==> flow/design.v <==
module alu(A, B, selector, R, flagZ, flagN, flagC);
    parameter BUS_SIZE = 32;
    input[BUS_SIZE - 1: 0] A;
    input[BUS_SIZE - 1: 0] B;
    input[2: 0] selector;
    output flagZ;
    output flagN;
    output reg flagC;
    output reg [BUS_SIZE - 1 : 0] R;
	always @(A, B, selector)
	begin
		flagC = 1'b0;
		if (selector == 3'b000)	
			{flagC, R} = A + B;
		else if (selector == 3'b001)
			R = A - B;
		else if (selector == 3'b010)
			R = A & B;
		else if (selector == 3'b011)
			R = A | B;
		else if (selector == 3'b100)
			R = A ^ B;
		else 
			R = {BUS_SIZE{1'b0}};
	end 
	assign flagZ = ~(|R);
	assign flagN = R[BUS_SIZE - 1];
endmodule
module extend_sign(dataIn, dataOut);
	parameter BUS_IN = 16;
	parameter BUS_SIZE = 32;
	input [BUS_IN - 1 : 0] dataIn;
	output [BUS_SIZE - 1 : 0] dataOut;
	assign dataOut = {{(BUS_SIZE - BUS_IN){dataIn[BUS_IN - 1]}}, dataIn};
endmodule 
module register(D, Q, enable, clk, rst);
	parameter BUS_SIZE = 32;
	input [BUS_SIZE - 1 : 0] D;
	input enable;
	input clk;
	input rst;
	output reg [BUS_SIZE - 1 : 0] Q;
	always @(posedge clk)
	begin
		if (rst)
			Q <= {BUS_SIZE{1'b0}};
		else if(enable)
			Q <= D;
	end
endmodule
module ports(
    input [2:0] portWrite,
    input valueWrite,
    input enWrite,
    output [7:0] valuePort,
    input clk,
    input rst
    );
	reg [7:0] enable;
	always @(portWrite, valueWrite)
	begin
		case(portWrite)
			3'd0:	enable = {{7{1'b0}}, 1'b1};
			3'd1:	enable = {{6{1'b0}}, 1'b1, {1{1'b0}}};
			3'd2:	enable = {{5{1'b0}}, 1'b1, {2{1'b0}}};
			3'd3:	enable = {{4{1'b0}}, 1'b1, {3{1'b0}}};
			3'd4:	enable = {{3{1'b0}}, 1'b1, {4{1'b0}}};
			3'd5:	enable = {{2{1'b0}}, 1'b1, {5{1'b0}}};
			3'd6:	enable = {{1{1'b0}}, 1'b1, {6{1'b0}}};
			3'd7:	enable = {1'b1, {7{1'b0}}};
		endcase 	
	end
	genvar i;
	generate
		for (i = 0; i < 8; i = i + 1)
		begin: GENERATE_REGISTERS_BLOCK
			register #(.BUS_SIZE(1)) regi (
				.D(valueWrite),
				.Q(valuePort[i]),
				.enable(enable[i] & enWrite),
				.clk(clk),
				.rst(rst)
			);
		end
	endgenerate
endmodule
module port_memory(dirSelect, enWrMemory, enWrPort, selectRead, inputPorts, valueWriteMem);
    input [7:0] dirSelect;
    output reg enWrMemory;
    output reg enWrPort;
    output reg selectRead;
    input [1:0] inputPorts;
    output reg [31:0] valueWriteMem;
    always @(*) begin
        selectRead = 1'b0;
        valueWriteMem = 32'b0;
        enWrMemory = 1'b0;
        enWrPort = 1'b0;
        if (dirSelect < 7'd8)
        begin
            enWrMemory = 1'b0;
            enWrPort = 1'b1;
        end else if (dirSelect == 7'd8 || dirSelect == 7'd9) begin
            selectRead = 1'b1;
            if (dirSelect == 7'd8) begin
                valueWriteMem = {{31'b0}, inputPorts[0]};              
            end else begin
                valueWriteMem = {{31'b0}, inputPorts[1]};
            end
        end else begin
            enWrMemory = 1'b1;
            enWrPort = 1'b0;
        end
    end
endmodule
module sram(outA, outB, clk, enWrite, writeData, dirWrite, dirA, dirB);
	parameter BUS_SIZE = 32;
	parameter DIR_SIZE_INTERNAL = 5;
	parameter MEM_SIZE = 32;
	input clk;
	input enWrite;
	input [BUS_SIZE - 1 : 0] writeData;
	input [DIR_SIZE_INTERNAL - 1 : 0] dirWrite;
	input [DIR_SIZE_INTERNAL - 1 : 0] dirA;
	input [DIR_SIZE_INTERNAL - 1 : 0] dirB;
	output [BUS_SIZE - 1 : 0] outA;
	output [BUS_SIZE - 1 : 0] outB;
	reg [BUS_SIZE - 1 : 0] MEM [0 : MEM_SIZE - 1];
	assign outA = (dirA == {DIR_SIZE_INTERNAL{1'b0}}) ? {BUS_SIZE{1'b0}} : MEM[dirA];
	assign outB = (dirB == {DIR_SIZE_INTERNAL{1'b0}}) ? {BUS_SIZE{1'b0}} : MEM[dirB];
	always @(posedge clk)
	begin
		if (enWrite)
			MEM[dirWrite] <= writeData;
	end	
endmodule 
module program_counter(clk, rst, enable, dirInBranch, dirInJump, dirSel, dirOut);
	parameter DIR_SIZE = 32;
	input clk;
	input rst;
	input enable;
	input [1 : 0] dirSel;
	input [DIR_SIZE - 1 : 0] dirInBranch;
	input [DIR_SIZE - 1 : 0] dirInJump;
	output reg [DIR_SIZE - 1 : 0] dirOut;
	wire [DIR_SIZE - 1 : 0] dirBranch_src, dirJump_src, dirNormal, dirOut_src;	
	reg [DIR_SIZE - 1 : 0] dirOut_A, dirOut_B, dirBranch, dirJump;
	assign dirOut_src = dirSel[0] == 1'b1 ? dirBranch : (dirSel[1] == 1'b1 ? dirJump_src : dirNormal);
	assign dirBranch_src = dirOut_B + dirInBranch;	
	assign dirJump_src = dirOut_B + dirInJump;
	assign dirNormal = dirOut + {{(DIR_SIZE - 1){1'b0}}, 1'b1};
	always @(posedge clk) begin
	   if (rst)
	       dirOut <= {DIR_SIZE{1'b0}};
	   else
	       dirOut <= dirOut_src;
	end	
	always @(posedge clk) begin
	   if (rst) begin
	       dirOut_A <= {DIR_SIZE{1'b0}};
	       dirOut_B <= {DIR_SIZE{1'b0}};
	       dirJump <= {DIR_SIZE{1'b0}};
	       dirBranch <= {DIR_SIZE{1'b0}};
	   end else begin
	       dirOut_A <= dirOut;
	       dirOut_B <= dirOut_A;
	       dirJump <= dirJump_src;
	       dirBranch <= dirBranch_src;
	   end
	end
endmodule 
module control_path(opCode, functionCode, MemaReg, enWrSram, ALUSelector, enWriteMemory, enablePC, fteALU, clk, rst, regDst, flagZ, dirSelPC);
	parameter BUS_SIZE = 32;
	parameter DIR_SIZE = 32;
	parameter OPC_SIZE = BUS_SIZE;
	input [6 - 1 : 0] opCode;
	input [6 - 1 : 0] functionCode;
	input clk;
	input rst;
	input flagZ;
	output reg MemaReg;
	output reg enWrSram;
	output reg [2 : 0] ALUSelector;
	output reg fteALU;
	output reg enWriteMemory;
	output reg enablePC;
	output reg regDst;
	output [1:0] dirSelPC;	
	reg branch_src;
	reg branch_A;
	reg branch_B;
	reg jump;
	reg regDst_src;
	reg [2 : 0] ALUSelector_src;
	reg fteALU_src;
	reg enWriteMemory_src; 
	reg enWriteMemory_A;
	reg MemaReg_src;
	reg MemaReg_A;
	reg MemaReg_B;
	reg enWrSram_src;
	reg enWrSram_A;
	reg enWrSram_B;
	always @(posedge clk) begin
	   if (rst) begin
	       regDst <= 1'b0;
	       ALUSelector <= 3'b000;
	       fteALU <= 1'b0;
	       branch_A <= 1'b0;
	       branch_B <= 1'b0;
	       enWriteMemory_A <= 1'b0;
	       enWriteMemory <= 1'b0;
	       MemaReg_A <= 1'b0;
	       MemaReg_B <= 1'b0;
	       MemaReg <= 1'b0;
	       enWrSram <= 1'b0;
	       enWrSram_A <= 1'b0;
	       enWrSram_B <= 1'b0;
	   end else begin
	       regDst <= regDst_src;
	       fteALU <= fteALU_src;
	       ALUSelector <= ALUSelector_src;
	       branch_A <= branch_src;
	       branch_B <= branch_A;
	       enWriteMemory_A <= enWriteMemory_src;
	       enWriteMemory <= enWriteMemory_A;
	       MemaReg_A <= MemaReg_src;
	       MemaReg_B <= MemaReg_A;
	       MemaReg <= MemaReg_B;
	       enWrSram_A <= enWrSram_src;
	       enWrSram_B <= enWrSram_A;
	       enWrSram <= enWrSram_B;
	   end
	end
	assign dirSelPC = {jump, branch_B & flagZ};
	always @(opCode, functionCode)
	begin
		MemaReg_src = 1'b0;
		enWrSram_src = 1'b0;
		ALUSelector_src = 3'b000;
		enWriteMemory_src = 1'b0;
		branch_src = 1'b0;
		jump = 1'b0;
		enablePC = 1'b1;
		fteALU_src = 1'b0;
		regDst_src = 1'b0;		
		if (opCode == 6'b0) begin
			regDst_src = 1'b1;
			case (functionCode)
				6'b100000: begin  
					ALUSelector_src = 3'b000;
                    enWrSram_src = 1'b1;
                end
				6'b100010: begin  
					ALUSelector_src = 3'b001;
                    enWrSram_src = 1'b1;
                end
				6'b100100: begin 
					ALUSelector_src = 3'b010;
                    enWrSram_src = 1'b1;
                end
				6'b100101: begin 
					ALUSelector_src = 3'b011;
                    enWrSram_src = 1'b1;
                end
				6'b100110: begin 
					ALUSelector_src = 3'b100;
                    enWrSram_src = 1'b1;
                end
				6'b000000: begin 
					ALUSelector_src = 3'b000;
			     end
				default: begin
					ALUSelector_src = 3'b000;
					enWrSram_src = 1'b0;
                end
			endcase
		end
		else begin
			case(opCode)
				6'b100011: begin  
					enWrSram_src = 1'b1;	
					fteALU_src = 1'b1;
					MemaReg_src = 1'b1;
				end
				6'b101011: begin  
					fteALU_src = 1'b1;
					enWriteMemory_src = 1'b1;
					regDst_src = 1'b0;
					MemaReg_src = 1'b0;
				end
				6'b000100: begin  
					branch_src = 1'b1;
					ALUSelector_src = 3'b001;
					regDst_src = 1'b0;	
					MemaReg_src = 1'b0;
				end
				6'b000010: begin  
					jump = 1'b1;
					regDst_src = 1'b0;
					fteALU_src = 1'b0;
					branch_src = 1'b0;	
					MemaReg_src = 1'b0;
					ALUSelector_src = 3'b000;
				end
				6'b001111: begin  
					regDst_src = 1'b0;
					fteALU_src = 1'b1;
					enWrSram_src = 1'b1;
				end
				6'b001000: begin  
				    fteALU_src = 1'b1;
					ALUSelector_src = 3'b000;
					enWrSram_src = 1'b1;
					regDst_src = 1'b0;
				end
				6'b001100: begin  
				    fteALU_src = 1'b1;
					ALUSelector_src = 3'b010;	
					enWrSram_src = 1'b1;
					regDst_src = 1'b0;
				end
				6'b001101: begin  
				    fteALU_src = 1'b1;
					ALUSelector_src = 3'b011;
					enWrSram_src = 1'b1;
					regDst_src = 1'b0; 
				end
				6'b001110: begin  
				    fteALU_src = 1'b1;
					ALUSelector_src = 3'b100;	
					enWrSram_src = 1'b1;
					regDst_src = 1'b0;
				end
				default: begin
					enWrSram_src = 1'b0;
					regDst_src = 1'b0;
					fteALU_src = 1'b0;
				end
			endcase
		end
	end
endmodule 
module data_path(opCode, MemaReg, enWrSram, ALUSelector, enablePC, fteALU, clk, rst, regDst, flagZ, dirSelPC, ALU_res_memory, outMemory_memory, DRB_reg_file_memory, imem_addr, imem_data);
	parameter BUS_SIZE = 32;
	parameter DIR_SIZE = BUS_SIZE;
	parameter OPC_SIZE = BUS_SIZE; 
	parameter DIR_SIZE_INTERNAL = 5;  
	input clk;
	input rst;
	input MemaReg;
	input enWrSram;
	input [2 : 0] ALUSelector;
	input enablePC;
	input fteALU;
	input regDst;
	output reg flagZ;
	input [1:0] dirSelPC;
	output [BUS_SIZE - 1 : 0] ALU_res_memory;
	input [BUS_SIZE - 1 : 0] outMemory_memory;
	output [BUS_SIZE - 1 : 0] DRB_reg_file_memory;	
	output [7 : 0] imem_addr;
	input [OPC_SIZE - 1 : 0] imem_data;
	output [OPC_SIZE - 1 : 0] opCode;
	wire [BUS_SIZE - 1 : 0] ALU_res;
	wire [BUS_SIZE - 1 : 0] DW_reg_file;	
	wire [BUS_SIZE - 1 : 0] ALU_inB;
	wire [BUS_SIZE - 1 : 0] extendedData6;
	wire [DIR_SIZE - 1 : 0] dirPC;
	wire [DIR_SIZE_INTERNAL - 1 : 0] dirWriteRF;
	wire flagN, flagC;
	reg [OPC_SIZE - 1 : 0] opCode_reg;
	wire [OPC_SIZE - 1 : 0] opCode_src;
	reg [BUS_SIZE - 1 : 0] DRA_reg_file_reg;
    reg [BUS_SIZE - 1 : 0] DRB_reg_file_reg;
    reg [BUS_SIZE - 1 : 0] DRB_B_reg_file_reg;
	wire [BUS_SIZE - 1 : 0] DRA_reg_file_src;
	wire [BUS_SIZE - 1 : 0] DRB_reg_file_src;
	wire [BUS_SIZE - 1 : 0] ALU_res_src;
	reg [BUS_SIZE - 1 : 0] ALU_res_reg;
	reg [BUS_SIZE - 1 : 0] ALU_B_res_reg;
	wire flagZ_src;
	wire [DIR_SIZE_INTERNAL - 1 : 0] RtE_src;
	reg [DIR_SIZE_INTERNAL - 1 : 0] RtE_reg;
	wire [DIR_SIZE_INTERNAL - 1 : 0] RdE_src;
	reg [DIR_SIZE_INTERNAL - 1 : 0] RdE_reg;
	wire [DIR_SIZE_INTERNAL - 1 : 0] dirWriteRF_src;
	reg [DIR_SIZE_INTERNAL - 1 : 0] dirWriteRFA_reg;
	reg [DIR_SIZE_INTERNAL - 1 : 0] dirWriteRFB_reg;
	reg [BUS_SIZE - 1 : 0] outMemory_reg;
	wire [BUS_SIZE - 1 : 0] extendedData16_src;
	reg [BUS_SIZE - 1 : 0] extendedData16_reg;
	assign RtE_src = opCode_reg[15 : 11];
	assign RdE_src = opCode_reg[20 : 16];
	assign opCode = opCode_reg;
	assign ALU_res_memory = ALU_res_reg;
	always @(posedge clk) begin
	   if (rst) begin
	       opCode_reg <= {OPC_SIZE{1'b0}};
	       DRA_reg_file_reg <= {BUS_SIZE{1'b0}};
	       DRB_reg_file_reg <= {BUS_SIZE{1'b0}};
	       DRB_B_reg_file_reg <= {BUS_SIZE{1'b0}};
	       ALU_res_reg <= {BUS_SIZE{1'b0}};
	       ALU_B_res_reg <= {BUS_SIZE{1'b0}};
	       RtE_reg <= {DIR_SIZE_INTERNAL{1'b0}};
	       RdE_reg <= {DIR_SIZE_INTERNAL{1'b0}};
	       dirWriteRFA_reg <= {DIR_SIZE_INTERNAL{1'b0}};
	       dirWriteRFB_reg <= {DIR_SIZE_INTERNAL{1'b0}};
	       outMemory_reg <= {BUS_SIZE{1'b0}};
	       extendedData16_reg <= {BUS_SIZE{1'b0}};
	       flagZ <= 1'b0;
	   end else begin
	       opCode_reg <= opCode_src;
	       DRA_reg_file_reg <= DRA_reg_file_src;
	       DRB_reg_file_reg <= DRB_reg_file_src;
	       DRB_B_reg_file_reg <= DRB_reg_file_reg; 
	       ALU_res_reg <= ALU_res_src;
	       ALU_B_res_reg <= ALU_res_reg;
	       RdE_reg <= RdE_src;
	       RtE_reg <= RtE_src;
	       dirWriteRFA_reg <= dirWriteRF_src;
	       dirWriteRFB_reg <= dirWriteRFA_reg;
	       outMemory_reg <= outMemory_memory;
	       flagZ <= flagZ_src;
	       extendedData16_reg <= extendedData16_src;
	   end	   
	end
	assign DW_reg_file = MemaReg ? outMemory_reg : ALU_B_res_reg;
	assign ALU_inB = fteALU ? extendedData16_reg : DRB_reg_file_reg;
	assign dirWriteRF_src = regDst ? RtE_reg : RdE_reg;
	assign DRB_reg_file_memory = DRB_B_reg_file_reg; 
	sram #(.BUS_SIZE(BUS_SIZE), .DIR_SIZE_INTERNAL(DIR_SIZE_INTERNAL)) RegFile (
		.outA(DRA_reg_file_src),
		.outB(DRB_reg_file_src),
		.clk(clk),
		.enWrite(enWrSram),
		.writeData(DW_reg_file),
		.dirWrite(dirWriteRFB_reg),  
		.dirA(opCode_reg[25 : 21]),  
		.dirB(opCode_reg[20 : 16])  
	);
	assign imem_addr = dirPC[7 : 0];
	assign opCode_src = imem_data;
	alu #(.BUS_SIZE(BUS_SIZE)) MyALU (
		.A(DRA_reg_file_reg),
		.B(ALU_inB),
		.selector(ALUSelector),
		.R(ALU_res_src),
		.flagZ(flagZ_src),
		.flagN(flagN),
		.flagC(flagC)
	);
	extend_sign #(.BUS_IN(16), .BUS_SIZE(BUS_SIZE)) ex_signal16(
		.dataIn(opCode_reg[15 : 0]),
		.dataOut(extendedData16_src)
	);
	extend_sign #(.BUS_IN(26), .BUS_SIZE(BUS_SIZE)) ex_signal6(
		.dataIn(opCode_reg[25 : 0]),
		.dataOut(extendedData6)
	);
	program_counter #(.DIR_SIZE(DIR_SIZE)) MyPC(
		.clk(clk),
		.rst(rst),
		.enable(enablePC),
		.dirInBranch(extendedData16_reg),
		.dirInJump(extendedData6),
		.dirSel(dirSelPC),
		.dirOut(dirPC)
	);
endmodule 
module microprocessor(clk, rst, outputPorts, inputPorts, imem_addr, imem_data, dmem_addr, dmem_we, dmem_wdata, dmem_rdata);
	parameter BUS_SIZE = 32;
	parameter DIR_SIZE = BUS_SIZE;
	parameter OPC_SIZE = BUS_SIZE; 
	parameter DIR_SIZE_INTERNAL = 5;  
	input clk;
	input rst;
	input [1:0] inputPorts;
	output [7:0] outputPorts;
	output [7:0] imem_addr;
	input [31:0] imem_data;
	output [7:0] dmem_addr;
	output dmem_we;
	output [31:0] dmem_wdata;
	input [31:0] dmem_rdata;
	wire MemaReg;
	wire rst_n;
	wire enWrSram;
	wire [2 : 0] ALUSelector;
	wire enWriteMemory;
	wire branch;
	wire jump;
	wire enablePC;
	wire fteALU;
	wire regDst;
	wire [OPC_SIZE - 1 : 0] opCode;
	wire flagZ;
	wire [1:0] dirSelPC;
	wire [BUS_SIZE - 1 : 0] outMemory;
	wire [BUS_SIZE - 1 : 0] DRB_reg_file;
	wire [BUS_SIZE - 1 : 0] ALU_res;	
	assign rst_n = rst;
	data_path #(.BUS_SIZE(BUS_SIZE), .DIR_SIZE(DIR_SIZE)) myData(
		.opCode(opCode),
		.MemaReg(MemaReg),
		.enWrSram(enWrSram),
		.ALUSelector(ALUSelector),
		.enablePC(enablePC),
		.fteALU(fteALU),
		.clk(clk),
		.rst(rst_n),
		.regDst(regDst),
		.dirSelPC(dirSelPC),
		.flagZ(flagZ),
		.ALU_res_memory(ALU_res),
		.outMemory_memory(outMemory),
		.DRB_reg_file_memory(DRB_reg_file),
		.imem_addr(imem_addr),
		.imem_data(imem_data)
	);
	control_path #(.BUS_SIZE(BUS_SIZE), .DIR_SIZE(DIR_SIZE)) myControl(
		.opCode(opCode[31:26]),
		.functionCode(opCode[5:0]),
		.MemaReg(MemaReg),
		.enWrSram(enWrSram),
		.ALUSelector(ALUSelector),
		.enWriteMemory(enWriteMemory),
		.fteALU(fteALU),
		.enablePC(enablePC),
		.clk(clk),
		.rst(rst_n),
		.regDst(regDst),
		.dirSelPC(dirSelPC),
		.flagZ(flagZ)	
	);
	wire [7:0] dirmemory;
	wire enablePortsController;
	wire enableMemoryController;
	wire selectReadMemory;
	wire [31:0] valueWriteMemAlt, memoryOut;
	assign dirmemory = ALU_res[7:0];
	assign dmem_addr = dirmemory;
	assign dmem_we = enWriteMemory & enableMemoryController;
	assign dmem_wdata = DRB_reg_file;
	assign memoryOut = dmem_rdata;
	assign outMemory = !selectReadMemory ? memoryOut : valueWriteMemAlt;
	port_memory cont_mem(
	   .dirSelect(dirmemory),
	   .enWrMemory(enableMemoryController),
	   .enWrPort(enablePortsController),
	   .selectRead(selectReadMemory),
	   .inputPorts(inputPorts),
	   .valueWriteMem(valueWriteMemAlt)
	);
	ports pt(
        .portWrite(dirmemory[2:0]),
        .valueWrite(DRB_reg_file[0]),
        .enWrite(enablePortsController & enWriteMemory),
        .valuePort(outputPorts),
        .clk(clk),
        .rst(rst_n)
	);
endmodule 
### From RTL to reports: microprocessor

Module microprocessor before and after one edit of its RTL, step after step.
Lines under "before" count in the file above, lines under "after" in the edited file.
"change" is "after" less "before", of the values as shown; "rel. change" is that difference over "before", in percent.
Operators carry their Yosys type and port widths (W data, S select, Z words).
Cell names lack the library's common part.
The mark - stands for no value.

* top module: microprocessor
* clock input: clk
* cell library: sky130hd
* timing corner: tt_025C_1v80

### The edit

Unified diff, file above to edited file.
The edited RTL no longer does the same as the RTL above: the edit was made by script, with no optimisation intended.

```diff
@@ -398,5 +398,4 @@
 	   if (rst) begin
 	       opCode_reg <= {OPC_SIZE{1'b0}};
-	       DRA_reg_file_reg <= {BUS_SIZE{1'b0}};
 	       DRB_reg_file_reg <= {BUS_SIZE{1'b0}};
 	       DRB_B_reg_file_reg <= {BUS_SIZE{1'b0}};
@@ -412,5 +411,4 @@
 	   end else begin
 	       opCode_reg <= opCode_src;
-	       DRA_reg_file_reg <= DRA_reg_file_src;
 	       DRB_reg_file_reg <= DRB_reg_file_src;
 	       DRB_B_reg_file_reg <= DRB_reg_file_reg; 
@@ -426,4 +424,5 @@
 	   end	   
 	end
+	always @(*) DRA_reg_file_reg = DRA_reg_file_src;
 	assign DW_reg_file = MemaReg ? outMemory_reg : ALU_B_res_reg;
 	assign ALU_inB = fteALU ? extendedData16_reg : DRB_reg_file_reg;
```

### Word-level counts

Source: Yosys, flattened and elaborated, memories not mapped. Widths are those after wreduce. Print and check cells do not count. Equal cells are merged and count once.
Memory sizes are those after Yosys's memory passes, which may raise the word count (mostly to a power of two), join words into wider ones and drop unused or constant bits.

Bit counts
* register bits after elaboration: before 348, after 348, change 0, rel. change 0.00%
* bits in writable memories: before 1024, after 1024, change 0, rel. change 0.00%
* bits in read-only memories: before 64, after 64, change 0, rel. change 0.00%
* word width x clocked read ports: before 72, after 72, change 0, rel. change 0.00%
* memories kept: before 2, after 2, change 0, rel. change 0.00%
* input bits: before 68, after 68, change 0, rel. change 0.00%

Operators by class
* add/sub/neg operators: before 5, after 5, change 0, rel. change 0.00%
* order comparisons: before 1, after 1, change 0, rel. change 0.00%
* equality and inequality tests: before 20, after 20, change 0, rel. change 0.00%
* mux-type cells: before 36, after 38, change +2, rel. change +5.56%
* bitwise operators: before 15, after 15, change 0, rel. change 0.00%
* reduce/logical cells: before 12, after 11, change -1, rel. change -8.33%

Memories
* words x width with read and write ports: before myData.RegFile.MEM 32 x 32 bit 2R1W; 8 x 8 bit 1R0W, after myData.RegFile.MEM 32 x 32 bit 2R1W; 8 x 8 bit 1R0W

Operators with widths
* $mux W32: before 13, after 14, change +1, rel. change +7.69%
* $reduce_or A2 Y1: before 3, after 2, change -1, rel. change -33.33%
* $mux W5: before 2, after 3, change +1, rel. change +50.00%

Operator kinds equal on both sides are left out: 28.

### Depth

Depth = most cells in a row (Yosys ltp): at word level without a register or memory, in the mapped netlist without a sequential cell, where the memories' decode and read muxes count.

Depth
* depth in word-level cells: before 9, after 10, change +1, rel. change +11.11%
* ABC_AREA: before 0, after 0
* mapped depth: before 18, after 22, change +4, rel. change +22.22%
* depth with buffers taken out: before 15, after 18, change +3, rel. change +20.00%

### Synthesis result

Source: synth_stat.txt of the flow (Yosys; design flattened, memories mapped). It holds for the ABC_AREA given above (unset counts as 0); a run with the other value may have another netlist.

Cell types
* mux2i_1: before 409, after 207, change -202, rel. change -49.39%
* mux4_2: before 256, after 448, change +192, rel. change +75.00%
* a21oi_1: before 451, after 261, change -190, rel. change -42.13%
* nor2_1: before 316, after 237, change -79, rel. change -25.00%
* o221ai_1: before 135, after 69, change -66, rel. change -48.89%
* o22ai_1: before 137, after 72, change -65, rel. change -47.45%
* nand2_1: before 81, after 132, change +51, rel. change +62.96%
* a21o_1: before 13, after 61, change +48, rel. change +369.23%
* mux2_2: before 164, after 118, change -46, rel. change -28.05%
* clkbuf_1: before 243, after 208, change -35, rel. change -14.40%
* dfxtp_1: before 321, after 289, change -32, rel. change -9.97%
* nor3_1: before 93, after 62, change -31, rel. change -33.33%
* o21ai_0: before 159, after 129, change -30, rel. change -18.87%
* nand2b_1: before 21, after 44, change +23, rel. change +109.52%
* buf_1: before 63, after 78, change +15, rel. change +23.81%
* xnor2_1: before 46, after 33, change -13, rel. change -28.26%
* a2bb2oi_1: before 12, after 0, change -12, rel. change -100.00%
* inv_1: before 130, after 139, change +9, rel. change +6.92%

Cell types equal on both sides are left out: 12.
The list need not be complete.

Synthesis totals
* cell count: before 4717, after 4268, change -449, rel. change -9.52%
* synthesis area (mm^2): before 0.0635122, after 0.0626939, change -0.0008183, rel. change -1.29%
* flip-flops: before 1345, after 1313, change -32, rel. change -2.38%

### Worst setup path after synthesis

Source: OpenSTA report_checks on the synthesized netlist (no wires, ideal clock, input and output delay 20% of the period each), path of least setup slack; recovery checks are left aside. Register names are those of the netlist, which keeps one name where synthesis merged equal registers.

Path post-synthesis
* kind: before reg-to-reg, after reg-to-reg
* start point: before reg myControl.fteALU, after reg myData.opCode_reg[21]
* end point: before reg myData.flagZ, after reg myData.flagZ
* period (ps): before 6000, after 6000, change 0, rel. change 0.00%
* arrival (ps): before 4152, after 5759, change +1607, rel. change +38.70%
* data required time (ps): before 5939, after 5939, change 0, rel. change 0.00%
* slack (ps): before 1787, after 180, change -1607
* path delay (ps): before 4213, after 5820, change +1607, rel. change +38.14%
* driving pins on the path: before 17, after 23, change +6, rel. change +35.29%
* synthesis period reached (ps): before 4213, after 5820, change +1607, rel. change +38.14%

"path delay" is the arrival time less input delay plus setup time.
"driving pins on the path": output pins that drive a net of the path, with the launching flip-flop's if there is one; two outputs of one cell count as two.
"synthesis period reached" is the clock period less the worst setup slack; recovery checks do not enter. This is arithmetic on one report: input and output delays are still those of the set period (20% each).
Between the ends stands the longest chain of elaborated cells between them, by number of cells; it is not shown to be the way that was timed. Of several equally long chains one is given.
A line is the first line of the expression or statement that the cell stems from. Yosys adds cells for indexed reads and writes and turns some case tables into memories.

On the way, post-synthesis, before:
* cell sequence: dfxtp_1 > clkbuf_1 > clkbuf_1 > mux2i_1 > inv_1 > ha_1 > fa_1 > a21o_1 > a221o_2 > xor2_1 > a221oi_2 > nand4_1 > a2111oi_4 > nand4_1 > nor4_1 > and4_1 > and4b_1
* length of the longest elaborated chain: 9

RTL lines, path post-synthesis, before
* start: declaration: RTL line 184 `output reg fteALU;`
* start: assignment: RTL line 208 `fteALU <= 1'b0;`
* start: assignment: RTL line 221 `fteALU <= fteALU_src;`
* $mux W32: RTL line 429 `assign ALU_inB = fteALU ? extendedData16_reg : DRB_reg_file_reg;`
* $xor A32 B32 Y32: RTL line 22 `R = A ^ B;`
* $mux W32: RTL line 21 `else if (selector == 3'b100)`
* $mux W32: RTL line 19 `else if (selector == 3'b011)`
* $mux W32: RTL line 17 `else if (selector == 3'b010)`
* $mux W32: RTL line 15 `else if (selector == 3'b001)`
* $mux W32: RTL line 13 `if (selector == 3'b000)`
* $reduce_or A32 Y1: RTL line 26 `assign flagZ = ~(|R);`
* $not A1 Y1: RTL line 26
* end: assignment: RTL line 411 `flagZ <= 1'b0;`
* end: assignment: RTL line 424 `flagZ <= flagZ_src;`
* end: declaration: RTL line 357 `output reg flagZ;`

On the way, post-synthesis, after:
* cell sequence: dfxtp_1 > clkbuf_1 > buf_2 > buf_1 > buf_2 > mux4_2 > mux4_2 > nand2_1 > a21o_1 > inv_1 > ha_1 > buf_6 > or4_4 > nand3b_4 > nor3_2 > o311ai_0 > a21oi_1 > mux2_4 > a221oi_1 > and4b_1 > nand4_1 > nor4b_2 > and4_1
* length of the longest elaborated chain: 10

RTL lines, path post-synthesis, after
* start: declaration: RTL line 372 `reg [OPC_SIZE - 1 : 0] opCode_reg;`
* start: assignment: RTL line 399 `opCode_reg <= {OPC_SIZE{1'b0}};`
* start: assignment: RTL line 412 `opCode_reg <= opCode_src;`
* $logic_not A5 Y1: RTL line 129 `assign outA = (dirA == {DIR_SIZE_INTERNAL{1'b0}}) ? {BUS_SIZE{1'b0}} : MEM[dirA];`
* $mux W32: RTL line 129
* $xor A32 B32 Y32: RTL line 22 `R = A ^ B;`
* $mux W32: RTL line 21 `else if (selector == 3'b100)`
* $mux W32: RTL line 19 `else if (selector == 3'b011)`
* $mux W32: RTL line 17 `else if (selector == 3'b010)`
* $mux W32: RTL line 15 `else if (selector == 3'b001)`
* $mux W32: RTL line 13 `if (selector == 3'b000)`
* $reduce_or A32 Y1: RTL line 26 `assign flagZ = ~(|R);`
* $not A1 Y1: RTL line 26
* end: assignment: RTL line 410 `flagZ <= 1'b0;`
* end: assignment: RTL line 422 `flagZ <= flagZ_src;`
* end: declaration: RTL line 357 `output reg flagZ;`

### Worst path after layout

Path of least setup slack in the final report of each run of set A (OpenROAD, finished layout, wires in). Where an end is a register, its clock arrival counts in the times.
The report prints the path's times to 10 ps; the period is as set.

Path after layout
* kind: before reg-to-reg, after reg-to-reg
* start point: before reg myControl.fteALU, after reg myData.opCode_reg[21]
* end point: before reg myData.flagZ, after reg myData.flagZ
* period (ps): before 6000, after 6000, change 0, rel. change 0.00%
* arrival (ps): before 5570, after 6470, change +900, rel. change +16.16%
* data required time (ps): before 6680, after 6730, change +50, rel. change +0.75%
* slack (ps): before 1110, after 260, change -850
* driving pins on the path: before 17, after 22, change +5, rel. change +29.41%

Between the ends stands the longest chain of elaborated cells between them, by number of cells; it is not shown to be the way that was timed. Of several equally long chains one is given.

On the way, after layout, before:
* cell sequence: dfxtp_1 > buf_4 > and2_1 > buf_4 > a21oi_1 > ha_1 > nand2_1 > nor4_1 > o211ai_1 > a31o_2 > a21oi_1 > a41oi_1 > xnor2_1 > nand2_1 > and4_1 > and4_1 > and4b_1
* length of the longest elaborated chain: 9

RTL lines, path after layout, before
* start: declaration: RTL line 184 `output reg fteALU;`
* start: assignment: RTL line 208 `fteALU <= 1'b0;`
* start: assignment: RTL line 221 `fteALU <= fteALU_src;`
* $mux W32: RTL line 429 `assign ALU_inB = fteALU ? extendedData16_reg : DRB_reg_file_reg;`
* $xor A32 B32 Y32: RTL line 22 `R = A ^ B;`
* $mux W32: RTL line 21 `else if (selector == 3'b100)`
* $mux W32: RTL line 19 `else if (selector == 3'b011)`
* $mux W32: RTL line 17 `else if (selector == 3'b010)`
* $mux W32: RTL line 15 `else if (selector == 3'b001)`
* $mux W32: RTL line 13 `if (selector == 3'b000)`
* $reduce_or A32 Y1: RTL line 26 `assign flagZ = ~(|R);`
* $not A1 Y1: RTL line 26
* end: assignment: RTL line 411 `flagZ <= 1'b0;`
* end: assignment: RTL line 424 `flagZ <= flagZ_src;`
* end: declaration: RTL line 357 `output reg flagZ;`

On the way, after layout, after:
* cell sequence: dfxtp_4 > buf_12 > buf_16 > buf_4 > mux4_2 > mux4_2 > nand2b_1 > a21o_1 > inv_1 > ha_1 > o21bai_1 > nand3_1 > a21oi_2 > or4_1 > nand3_1 > o41ai_1 > nand2_1 > nor4_2 > buf_4 > nand4_1 > nor4b_2 > and4_1
* length of the longest elaborated chain: 10

RTL lines, path after layout, after
* start: declaration: RTL line 372 `reg [OPC_SIZE - 1 : 0] opCode_reg;`
* start: assignment: RTL line 399 `opCode_reg <= {OPC_SIZE{1'b0}};`
* start: assignment: RTL line 412 `opCode_reg <= opCode_src;`
* $logic_not A5 Y1: RTL line 129 `assign outA = (dirA == {DIR_SIZE_INTERNAL{1'b0}}) ? {BUS_SIZE{1'b0}} : MEM[dirA];`
* $mux W32: RTL line 129
* $xor A32 B32 Y32: RTL line 22 `R = A ^ B;`
* $mux W32: RTL line 21 `else if (selector == 3'b100)`
* $mux W32: RTL line 19 `else if (selector == 3'b011)`
* $mux W32: RTL line 17 `else if (selector == 3'b010)`
* $mux W32: RTL line 15 `else if (selector == 3'b001)`
* $mux W32: RTL line 13 `if (selector == 3'b000)`
* $reduce_or A32 Y1: RTL line 26 `assign flagZ = ~(|R);`
* $not A1 Y1: RTL line 26
* end: assignment: RTL line 410 `flagZ <= 1'b0;`
* end: assignment: RTL line 422 `flagZ <= flagZ_src;`
* end: declaration: RTL line 357 `output reg flagZ;`

### Flow runs

Both versions went through the flow (Yosys, OpenROAD) with the same settings in each pair. Constraints: input delay and output delay 20% of the set period each, output load 0.01 pF.

Settings, set A:
* CORE_UTILIZATION: 40
* period_ns: 6.0
* CAP_MARGIN: 20
* CORE_MARGIN: 2
* SLEW_MARGIN: 20

Measured results, set A
* mapped cell area after synthesis (mm^2): before 0.0635122, after 0.0626939, change -0.0008183, rel. change -1.29%
* area of the die (mm^2): before 0.161982, after 0.159916, change -0.002066, rel. change -1.28%
* std-cell area (final layout) (mm^2): before 0.0718039, after 0.0720153, change +0.0002114, rel. change +0.29%
* utilization after layout (%): before 45.4, after 46.2, change +0.8
* worst setup slack after layout (ps): before 1111, after 258, change -853
* total negative setup slack (ps): before 0, after 0, change 0
* final worst hold slack (ps): before 430, after 428, change -2
* total power after layout (W): before 0.021472, after 0.02197, change +0.000498, rel. change +2.32%
* achieved period (ps): before 4889, after 5742, change +853, rel. change +17.45%

Settings, set B:
* CELL_PAD_IN_SITES_DETAIL_PLACEMENT: 1
* CORE_ASPECT_RATIO: 0.69
* CORE_MARGIN: 5
* CORE_UTILIZATION: 53
* CTS_CLUSTER_DIAMETER: 311
* HOLD_SLACK_MARGIN: 0.27
* MAX_ROUTING_LAYER: met5
* PLACE_DENSITY: 0.93
* SETUP_SLACK_MARGIN: 1.78
* TNS_END_PERCENT: 30
* period_ns: 6.53
* CAP_MARGIN: 20
* SLEW_MARGIN: 20

Measured results, set B
* mapped cell area after synthesis (mm^2): before 0.0635122
* area of the die (mm^2): before 0.126976
* std-cell area (final layout) (mm^2): before 0.0707816
* utilization after layout (%): before 59.5
* worst setup slack after layout (ps): before 756
* total negative setup slack (ps): before 0
* final worst hold slack (ps): before 456
* total power after layout (W): before 0.02009
* achieved period (ps): before 5774

set B, after: did not finish, routing stopped with GRT-0232.
By "achieved period" is meant the clock period of the run minus its worst setup slack. This is arithmetic on one report: input and output delays are still those of the set period (20% each).
"total power after layout" is the tool's figure for a default switching activity; nothing was simulated.
